==> flow/design.v <==
module  rgb_hsv(
	input                         clk,
	input                         rst,	
	input	     [7:0]            rgb_r,
	input	     [7:0]            rgb_g,
	input	     [7:0]            rgb_b,	
	output reg [8:0] 			  hsv_h, 
	output reg [7:0] 			  hsv_s, 
	output reg [7:0] 			  hsv_v  
);
reg [7:0] top; 
reg [13:0] top_60; 
reg [2:0] rgb_se;
reg [2:0] rgb_se_n; 
reg [7:0] max; 
reg [7:0] min; 
reg [7:0] max_min; 
reg [7:0] hsv_s_m;
reg [7:0] max_n;
reg [7:0] division; 
wire r_g, r_b, g_b;
assign r_g = (rgb_r > rgb_g)? 1'b1:1'b0; 
assign r_b = (rgb_r > rgb_b)? 1'b1:1'b0; 
assign g_b = (rgb_g > rgb_b)? 1'b1:1'b0; 
always @ (posedge clk or negedge rst)
begin
	if (!rst)
	begin
		max <= 8'd0;
		min <= 8'd0;
		top <= 8'd0;
		rgb_se <= 3'b010;
	end
	else 
	begin
	case ({r_g,r_b,g_b})
	3'b000:
			begin 
			max <= rgb_b;
			min <= rgb_r;
			top <= rgb_g - rgb_r; 
			rgb_se <= 3'b000;
			end
	3'b001:
			begin 
			max <= rgb_g;
			min <= rgb_r;
			top <= rgb_b - rgb_r; 
			rgb_se <= 3'b001;
			end
	3'b011:
			begin 
			max <= rgb_g;
			min <= rgb_b;
			top <= rgb_r - rgb_b; 
			rgb_se <= 3'b011;
			end
	3'b100:
			begin 
			max <= rgb_b;
			min <= rgb_g;
			top <= rgb_r - rgb_g; 
			rgb_se <= 3'b100;
			end
	3'b110:
			begin 
			max <= rgb_r;
			min <= rgb_g;
			top <= rgb_b - rgb_g; 
			rgb_se <= 3'b110;
			end
	3'b111:
			begin 
			max <= rgb_r;
			min <= rgb_b;
			top <= rgb_g - rgb_b; 
			rgb_se <= 3'b111;
			end
	default
			begin
			max <= 8'd0;
			min <= 8'd0;
			top <= 8'd0;
			rgb_se <= 3'b010;
			end
	endcase
end
end
always @ (posedge clk or negedge rst)
begin
	if (!rst)
		begin
		top_60 <= 14'd0;
		rgb_se_n <= 3'b010;
		max_min <= 8'd0;
		max_n <= 8'd0;
		end
	else
		begin
		top_60 <= {top,6'b000000} - {top,2'b00}; 
		rgb_se_n <= rgb_se;
		max_min <= max - min;
		max_n <= max;
		end
end
always @ (*)
begin
	division = (max_min > 8'd0) ? top_60 / max_min : 8'd240; 
end
always @ (posedge clk or negedge rst)
begin
	if (!rst)
		hsv_h <= 9'd0;
	else 
	begin
	case (rgb_se_n)
	3'b000:
			hsv_h <= 9'd240 - division; 
	3'b001:
			hsv_h <= 9'd120 + division; 
	3'b011:
			hsv_h <= 9'd120 - division; 
	3'b100:
			hsv_h <= 9'd240 + division; 
	3'b110:
			hsv_h <= 9'd360 - division; 
	3'b111:
			hsv_h <= division; 
	default
			hsv_h <= 9'd0;
	endcase
end
end
always @ (*)
begin
	hsv_s_m = (max_n > 8'd0)? ((max_min == max_n) ? 8'd255 : {max_min[7:0],8'b00000000} / max_n) : 8'd0;
end
always@(posedge clk or negedge rst)
begin
	if (!rst)
      hsv_s <= 8'd0;
	else
	hsv_s <= hsv_s_m;
end
always@(posedge clk or negedge rst)
begin
  if (!rst)
  hsv_v <= 8'd0;
  else
  hsv_v <= max_n;
 end
endmodule
module HSVComparator (
    input   clk,
    input wire [8:0] hsv_get_h, hsv_get_s, hsv_get_v,
    input wire [8:0] hsv_set_h, hsv_set_s, hsv_set_v,
    input wire [2:0] threshold_level,
    output reg [1:0] similar_flag  
);
parameter THRESHOLD1_H = 60, THRESHOLD1_S = 32, THRESHOLD1_V = 32;   
parameter THRESHOLD2_H = 15, THRESHOLD2_S = 8,  THRESHOLD2_V = 8;  
parameter THRESHOLD3_H = 10, THRESHOLD3_S = 5,  THRESHOLD3_V = 5;  
parameter THRESHOLD4_H = 5,  THRESHOLD4_S = 3,  THRESHOLD4_V = 3;   
reg [8:0] h_diff, s_diff, v_diff;
function [8:0] abs_diff;
    input [8:0] a, b;
    if (a > b) begin
        abs_diff = a - b;
    end else begin
        abs_diff = b - a;
    end
endfunction
always @(posedge clk) begin
    similar_flag <= 2'b0;  
    h_diff = abs_diff(hsv_get_h, hsv_set_h);
    s_diff = abs_diff(hsv_get_s, hsv_set_s);
    v_diff = abs_diff(hsv_get_v, hsv_set_v);
    if (h_diff > 180) begin
        h_diff = 360 - h_diff;
    end
    if ({hsv_set_h,hsv_set_s,hsv_set_v} == 24'b0)begin
        similar_flag <= 2'b10;
    end
    else begin
    case(threshold_level)
        3'b000: begin  
            if (h_diff <= THRESHOLD1_H && s_diff <= THRESHOLD1_S && v_diff <= THRESHOLD1_V) begin
                similar_flag <= 2'b01;  
            end
        end
        3'b001: begin  
            if (h_diff <= THRESHOLD2_H && s_diff <= THRESHOLD2_S && v_diff <= THRESHOLD2_V) begin
                similar_flag <= 2'b01;  
            end
        end
        3'b010: begin  
            if (h_diff <= THRESHOLD3_H && s_diff <= THRESHOLD3_S && v_diff <= THRESHOLD3_V) begin
                similar_flag <= 2'b01;  
            end
        end
        3'b111: begin  
            if (h_diff <= THRESHOLD4_H && s_diff <= THRESHOLD4_S && v_diff <= THRESHOLD4_V) begin
                similar_flag <= 2'b01;  
            end
        end
        default: ;  
    endcase 
    end
end
endmodule
module color_match (
    input  wire       clk,
    input  wire       rst_n,
    input  wire [7:0] get_r,
    input  wire [7:0] get_g,
    input  wire [7:0] get_b,
    input  wire [7:0] set_r,
    input  wire [7:0] set_g,
    input  wire [7:0] set_b,
    input  wire [2:0] threshold_level,
    output wire [8:0] get_h,
    output wire [7:0] get_s,
    output wire [7:0] get_v,
    output wire [8:0] set_h,
    output wire [7:0] set_s,
    output wire [7:0] set_v,
    output wire [1:0] similar_flag
);
    rgb_hsv rgb_hsv_get_inst (
        .clk   (clk),
        .rst   (rst_n),
        .rgb_r (get_r),
        .rgb_g (get_g),
        .rgb_b (get_b),
        .hsv_h (get_h),
        .hsv_s (get_s),
        .hsv_v (get_v)
    );
    rgb_hsv rgb_hsv_set_inst (
        .clk   (clk),
        .rst   (rst_n),
        .rgb_r (set_r),
        .rgb_g (set_g),
        .rgb_b (set_b),
        .hsv_h (set_h),
        .hsv_s (set_s),
        .hsv_v (set_v)
    );
    HSVComparator HSVComparator_inst (
        .clk             (clk),
        .hsv_get_h       (get_h),
        .hsv_get_s       ({1'b0, get_s}),
        .hsv_get_v       ({1'b0, get_v}),
        .hsv_set_h       (set_h),
        .hsv_set_s       ({1'b0, set_s}),
        .hsv_set_v       ({1'b0, set_v}),
        .threshold_level (threshold_level),
        .similar_flag    (similar_flag)
    );
endmodule
## Step by step through the tools: color_match

The steps from the RTL of color_match to its reports follow in flow order.
Lines are those of the file above, counted from 1.
Cell names lack the library's common part.
The mark -- stands for no value.

- Design top: color_match
- Clock: clk
- Cell library: sky130hd
- Corner: tt_025C_1v80

## Word-level counts

Counts by Yosys on the flattened word-level netlist (proc, flatten, opt, wreduce; memories kept). Register bits leave out memories and registers merged into their read ports (data or address); mux counts leave out enables and synchronous resets folded into registers. Print and check cells are left out. Cells with the same type and inputs are merged into one.

- Register bits after elaboration: 172
- Latch bits: 0
- RAM bits: 0
- Memory bits (read-only): 0
- Clocked read ports x word width: 0
- Memories kept: 0
- Input bits: 53
- Output and inout port bits: 52
- Cells after elaboration: 168

- Add/subtract/negate cells: 33
- Multipliers: 0
- Div/mod/pow operators: 4
- Order comparisons: 26
- Equality and inequality tests: 25
- Shift-type cells: 0
- Multiplexer cells: 31
- Bitwise logic cells: 0
- Reductions and logical operators: 26

Operators by type and width:

| operator | number |
|---|---|
| 16-bit by 8-bit divider with 16-bit output | 2 |
| 14-bit by 8-bit divider with 14-bit output | 2 |
| 8-bit subtractor | 14 |
| 9-bit case mux with 6-bit select | 2 |
| 8-bit case mux with 6-bit select | 2 |
| 8-bit case mux with 3-bit select | 4 |
| 8-bit greater-than comparator | 8 |
| 8-bit two-way mux | 6 |
| 3-bit equality test with constant B | 13 |
| 8-bit by 8-bit subtractor with 9-bit output | 4 |
| 9-bit by 4-bit less-or-equal comparator with 1-bit output with constant B | 4 |
| 3-bit case mux with 6-bit select | 2 |
| 9-bit two-way mux | 4 |
| 8-bit by 1-bit greater-than comparator with 1-bit output with constant B | 4 |
| 14-bit by 10-bit subtractor with 14-bit output | 2 |
| 27-bit zero test | 1 |
| 9-bit by 3-bit less-or-equal comparator with 1-bit output with constant B | 3 |
| 9-bit by 6-bit less-or-equal comparator with 1-bit output with constant B | 3 |
| 2-bit OR reduction | 12 |
| 7-bit by 8-bit adder with 9-bit output with constant A | 2 |
| 7-bit by 8-bit subtractor with 9-bit output with constant A | 2 |
| 8-bit by 8-bit adder with 9-bit output with constant A | 2 |
| 8-bit by 8-bit subtractor with 9-bit output with constant A | 2 |
| 9-bit by 2-bit less-or-equal comparator with 1-bit output with constant B | 2 |
| 9-bit by 8-bit subtractor with 9-bit output with constant A | 2 |
| 9-bit subtractor | 2 |
| 8-bit equality test | 2 |
| 3-bit by 1-bit equality test with 1-bit output with constant B | 5 |

Other operator kinds: 8; their cells: 32.

## Longest topological paths

Yosys ltp: most cells in a row. Word level: on the elaborated netlist, between registers, memories and ports. Mapped: between sequential cells and ports; inverters and the memories' decode and read muxes count.

- Depth in word-level cells: 9
- ABC_AREA: 1
- Gate-level depth with buffers: 191
- Depth with buffers taken out: 183

## Netlist

The flow's flattened synthesis, as Yosys stat reports it; memories are mapped. The netlist is that of the ABC_AREA named above (0 if unset); the other value can give another one.
Totals and module areas in this step are rounded.

- Standard cells after synthesis: 5067
- Chip area (Yosys): 0.03301 mm^2
- Sequential area: 0.004199 mm^2
- Flip-flops: 168
- Buffer cells: 75

Cell types:

| cell | number | total area (um^2) |
|---|---|---|
| ha_1 | 518 | 6.48E+03 |
| nand2_1 | 1129 | 4.24E+03 |
| dfrtp_1 | 162 | 4.05E+03 |
| inv_1 | 751 | 2.82E+03 |
| o21ai_0 | 328 | 1.64E+03 |
| xor2_1 | 185 | 1.62E+03 |
| nor2_1 | 407 | 1.53E+03 |
| a21oi_1 | 280 | 1.4E+03 |
| nand3_1 | 265 | 1.33E+03 |
| xnor2_1 | 122 | 1.07E+03 |
| nand4_1 | 86 | 538.016 |
| fa_1 | 22 | 440.422 |
| a21o_1 | 50 | 375.36 |
| nand3_2 | 37 | 370.355 |
| o221ai_1 | 42 | 367.853 |
| nand2_2 | 57 | 356.592 |
| nor3_1 | 70 | 350.336 |
| o21bai_1 | 37 | 277.766 |

Other cell types: 56; their cells: 519.

## Worst setup path after synthesis

Path of least setup slack by OpenSTA after synthesis, without wires, with an ideal clock, recovery checks aside; 20% of the period is set as input and as output delay. Where synthesis merged equal registers, the netlist keeps one of their names.

- Kind: flip-flop to flip-flop
- From: register rgb_hsv_get_inst.max_min[0]
- To: register rgb_hsv_get_inst.hsv_h[8]
- Clock period: 28.0 ns
- Library setup time: 0.130 ns
- Launch time at the first pin: 0.000 ns
- Arrival: 23.743 ns
- Required time: 27.870 ns
- Path slack: 4.126 ns
- Path delay: 23.873 ns
- Stages on the path: 178
- Buffers on the path: 8
- Synthesis period reached: 23.874 ns

"path delay" is the arrival time less input delay plus setup time.
"stages on the path" counts driving pins, that of a launching flip-flop among them; a cell with two outputs on the path counts twice.
"synthesis period reached" is the clock period less the worst setup slack; recovery checks do not enter. This is arithmetic on one report: input and output delays are still those of the set period (20% each).
Between the ends stands the longest chain of elaborated cells between them, by number of cells; it is not shown to be the way that was timed. Of several equally long chains one is given.
A line is the first line of the expression or statement that the cell stems from. Yosys adds cells for indexed reads and writes and turns some case tables into memories.
At most two assigning lines are given for a register; there are more.

- Cell sequence: dfrtp_1 inv_1 ha_1 o211ai_1 nand2_1 o21ai_2 ha_1 inv_1 nor2_1 o21ai_2 o21ai_0 ha_1 inv_1 o21bai_1 a21o_2 nand4_1 nand2_1 o21ai_0 [142 not listed] ha_1 nand2_1 nor4_1 a211oi_1 nand2_1 nor2_1 nand2_1 nor2_1 nand2_1 nand2_4 ha_1 nand3_1 nand2_1 nand3b_1 nand3b_1 or2_2 nand3_1 o211ai_1
- Cells in the longest elaborated chain: 4
- Elaborated cells on any way between the ends: 9
- RTL lines with such cells: 7
- Classes of those cells: add/sub (5); div (1); compare (1); mux (2)

Ends and longest elaborated chain, post-synthesis:

| item | RTL line | source |
|---|---|---|
| from (decl) | 17 | `reg [7:0] max_min;` |
| from (assign) | 95 | `max_min <= 8'd0;` |
| from (assign) | 102 | `max_min <= max - min;` |
| 14-bit by 8-bit divider with 14-bit output | 108 | `division = (max_min > 8'd0) ? top_60 / max_min : 8'd240;` |
| 8-bit two-way mux | 108 |  |
| 9-bit by 8-bit subtractor with 9-bit output | 126 | `hsv_h <= 9'd360 - division;` |
| 9-bit case mux with 6-bit select | 116 | `case (rgb_se_n)` |
| to (assign) | 118 | `hsv_h <= 9'd240 - division;` |
| to (assign) | 120 | `hsv_h <= 9'd120 + division;` |
| to (decl) | 7 | `output reg [8:0] hsv_h,` |

## Worst path after layout

Path of least setup slack in the final report of flow run 1 (OpenROAD, finished layout, wires in). Where an end is a register, its clock arrival counts in the times.

- Kind: flip-flop to flip-flop
- From: register rgb_hsv_get_inst.max_min[7]
- To: register rgb_hsv_get_inst.hsv_h[6]
- Clock period: 26.4 ns
- Library setup time: 0.15 ns
- Launch time at the first pin: 0.49 ns
- Arrival: 27.29 ns
- Required time: 26.73 ns
- Path slack: -0.56 ns
- Stages on the path: 178
- Buffers on the path: 28

Between the ends stands the longest chain of elaborated cells between them, by number of cells; it is not shown to be the way that was timed. Of several equally long chains one is given.
At most two assigning lines are given for a register; there are more.

- Cell sequence: dfrtp_2 buf_6 buf_12 nor2_4 nand2_4 nor3_4 o211ai_1 nand2_1 o21ai_2 ha_1 inv_2 nor2_4 o21ai_4 o21ai_2 ha_1 inv_2 o21bai_4 a21o_2 [142 not listed] buf_4 nand2_2 nor2_1 a211oi_2 nand2_1 nand2_1 nand2_1 nor2_1 nand2_1 nand2_4 ha_4 buf_6 buf_6 nand4_1 nand2_1 nand2_1 nand3_2 o2111ai_2
- Cells in the longest elaborated chain: 4
- Elaborated cells on any way between the ends: 9
- RTL lines with such cells: 7
- Classes of those cells: add/sub (5); div (1); compare (1); mux (2)

Ends and longest elaborated chain, post-layout:

| item | RTL line | source |
|---|---|---|
| from (decl) | 17 | `reg [7:0] max_min;` |
| from (assign) | 95 | `max_min <= 8'd0;` |
| from (assign) | 102 | `max_min <= max - min;` |
| 14-bit by 8-bit divider with 14-bit output | 108 | `division = (max_min > 8'd0) ? top_60 / max_min : 8'd240;` |
| 8-bit two-way mux | 108 |  |
| 9-bit by 8-bit subtractor with 9-bit output | 126 | `hsv_h <= 9'd360 - division;` |
| 9-bit case mux with 6-bit select | 116 | `case (rgb_se_n)` |
| to (assign) | 118 | `hsv_h <= 9'd240 - division;` |
| to (assign) | 120 | `hsv_h <= 9'd120 + division;` |
| to (decl) | 7 | `output reg [8:0] hsv_h,` |

Flow measurements of color_match on sky130hd: 6 stored runs with different settings, listed in no order. Input and output delays are each 20% of the period that was set; the output load is 0.01 pF.
By "achieved clock period" is meant the clock period of the run minus its worst setup slack. This is arithmetic on one report: input and output delays are still those of the set period (20% each).
By "worst setup path time" is meant the share of the clock period that the worst setup path is allowed (20% is reserved at inputs, 20% at outputs), minus its slack. Clock arrival times at its registers enter into it.
Measured values are rounded.
A setting shown as n/a is not set for that run.

| name | flow run 1 | flow run 2 | flow run 3 | flow run 4 | flow run 5 | flow run 6 |
|---|---|---|---|---|---|---|
| ABC_AREA | 1 | 1 | 1 | n/a | n/a | n/a |
| CORE_UTILIZATION | 55 | 51 | 46 | 31 | 40 | 40 |
| GPL_TIMING_DRIVEN | 0 | n/a | 0 | n/a | n/a | n/a |
| MAX_ROUTING_LAYER | met5 | met5 | n/a | n/a | n/a | n/a |
| PLACE_DENSITY | 0.5 | n/a | 0.38 | n/a | 0.6 | 0.6 |
| SETUP_SLACK_MARGIN | 5.0 | n/a | 5.0 | 1.79 | n/a | n/a |
| period_ns | 26.4 | 28.0 | 46.6 | 36.2 | 23.1 | 28.0 |
| CAP_MARGIN | 20 | 40 | 20 | 40 | 20 | 20 |
| CORE_MARGIN | 2 | 6 | 2 | 3 | 2 | 2 |
| SLEW_MARGIN | 20 | 20 | 30 | 5 | 20 | 20 |
| CELL_PAD_IN_SITES_GLOBAL_PLACEMENT | n/a | 1 | n/a | n/a | n/a | n/a |
| CTS_CLUSTER_SIZE | n/a | 45 | 90 | n/a | n/a | n/a |
| GPL_ROUTABILITY_DRIVEN | n/a | 1 | 0 | n/a | n/a | n/a |
| MIN_ROUTING_LAYER | n/a | met1 | met2 | met1 | n/a | n/a |
| TNS_END_PERCENT | n/a | 25 | n/a | n/a | n/a | n/a |
| CTS_CLUSTER_DIAMETER | n/a | n/a | 226 | 136 | n/a | n/a |
| CORE_ASPECT_RATIO | n/a | n/a | n/a | 0.57 | n/a | n/a |
| overall die area (mm^2) | 0.06199 | 0.07097 | 0.07392 | 0.1114 | 0.08544 | 0.08544 |
| summed negative setup slack (ns) | -2.950 | 0.000 | 0.000 | 0.000 | -32.53 | 0.000 |
| final utilization | 0.803 | 0.568 | 0.504 | 0.346 | 0.601 | 0.48 |
| netlist area reported by Yosys (mm^2) | 0.03301 | 0.03301 | 0.03301 | 0.03325 | 0.03325 | 0.03325 |
| achieved clock period (ns) | 26.961 | 25.614 | 28.848 | 32.427 | 26.598 | 26.711 |
| standard-cell area after layout (mm^2) | 0.04748 | 0.03608 | 0.03592 | 0.03668 | 0.04939 | 0.03945 |
| lowest setup slack (ns) | -0.561 | 2.386 | 17.75 | 3.773 | -3.498 | 1.289 |
| worst setup path time (ns) | 26.96 | 25.61 | 28.85 | 32.43 | 26.60 | 26.71 |
| worst setup path type | flip-flop to flip-flop | flip-flop to flip-flop | flip-flop to flip-flop | flip-flop to flip-flop | flip-flop to flip-flop | flip-flop to flip-flop |
| worst hold slack after layout (ns) | 0.344 | 0.347 | 0.350 | 0.349 | 0.350 | 0.342 |
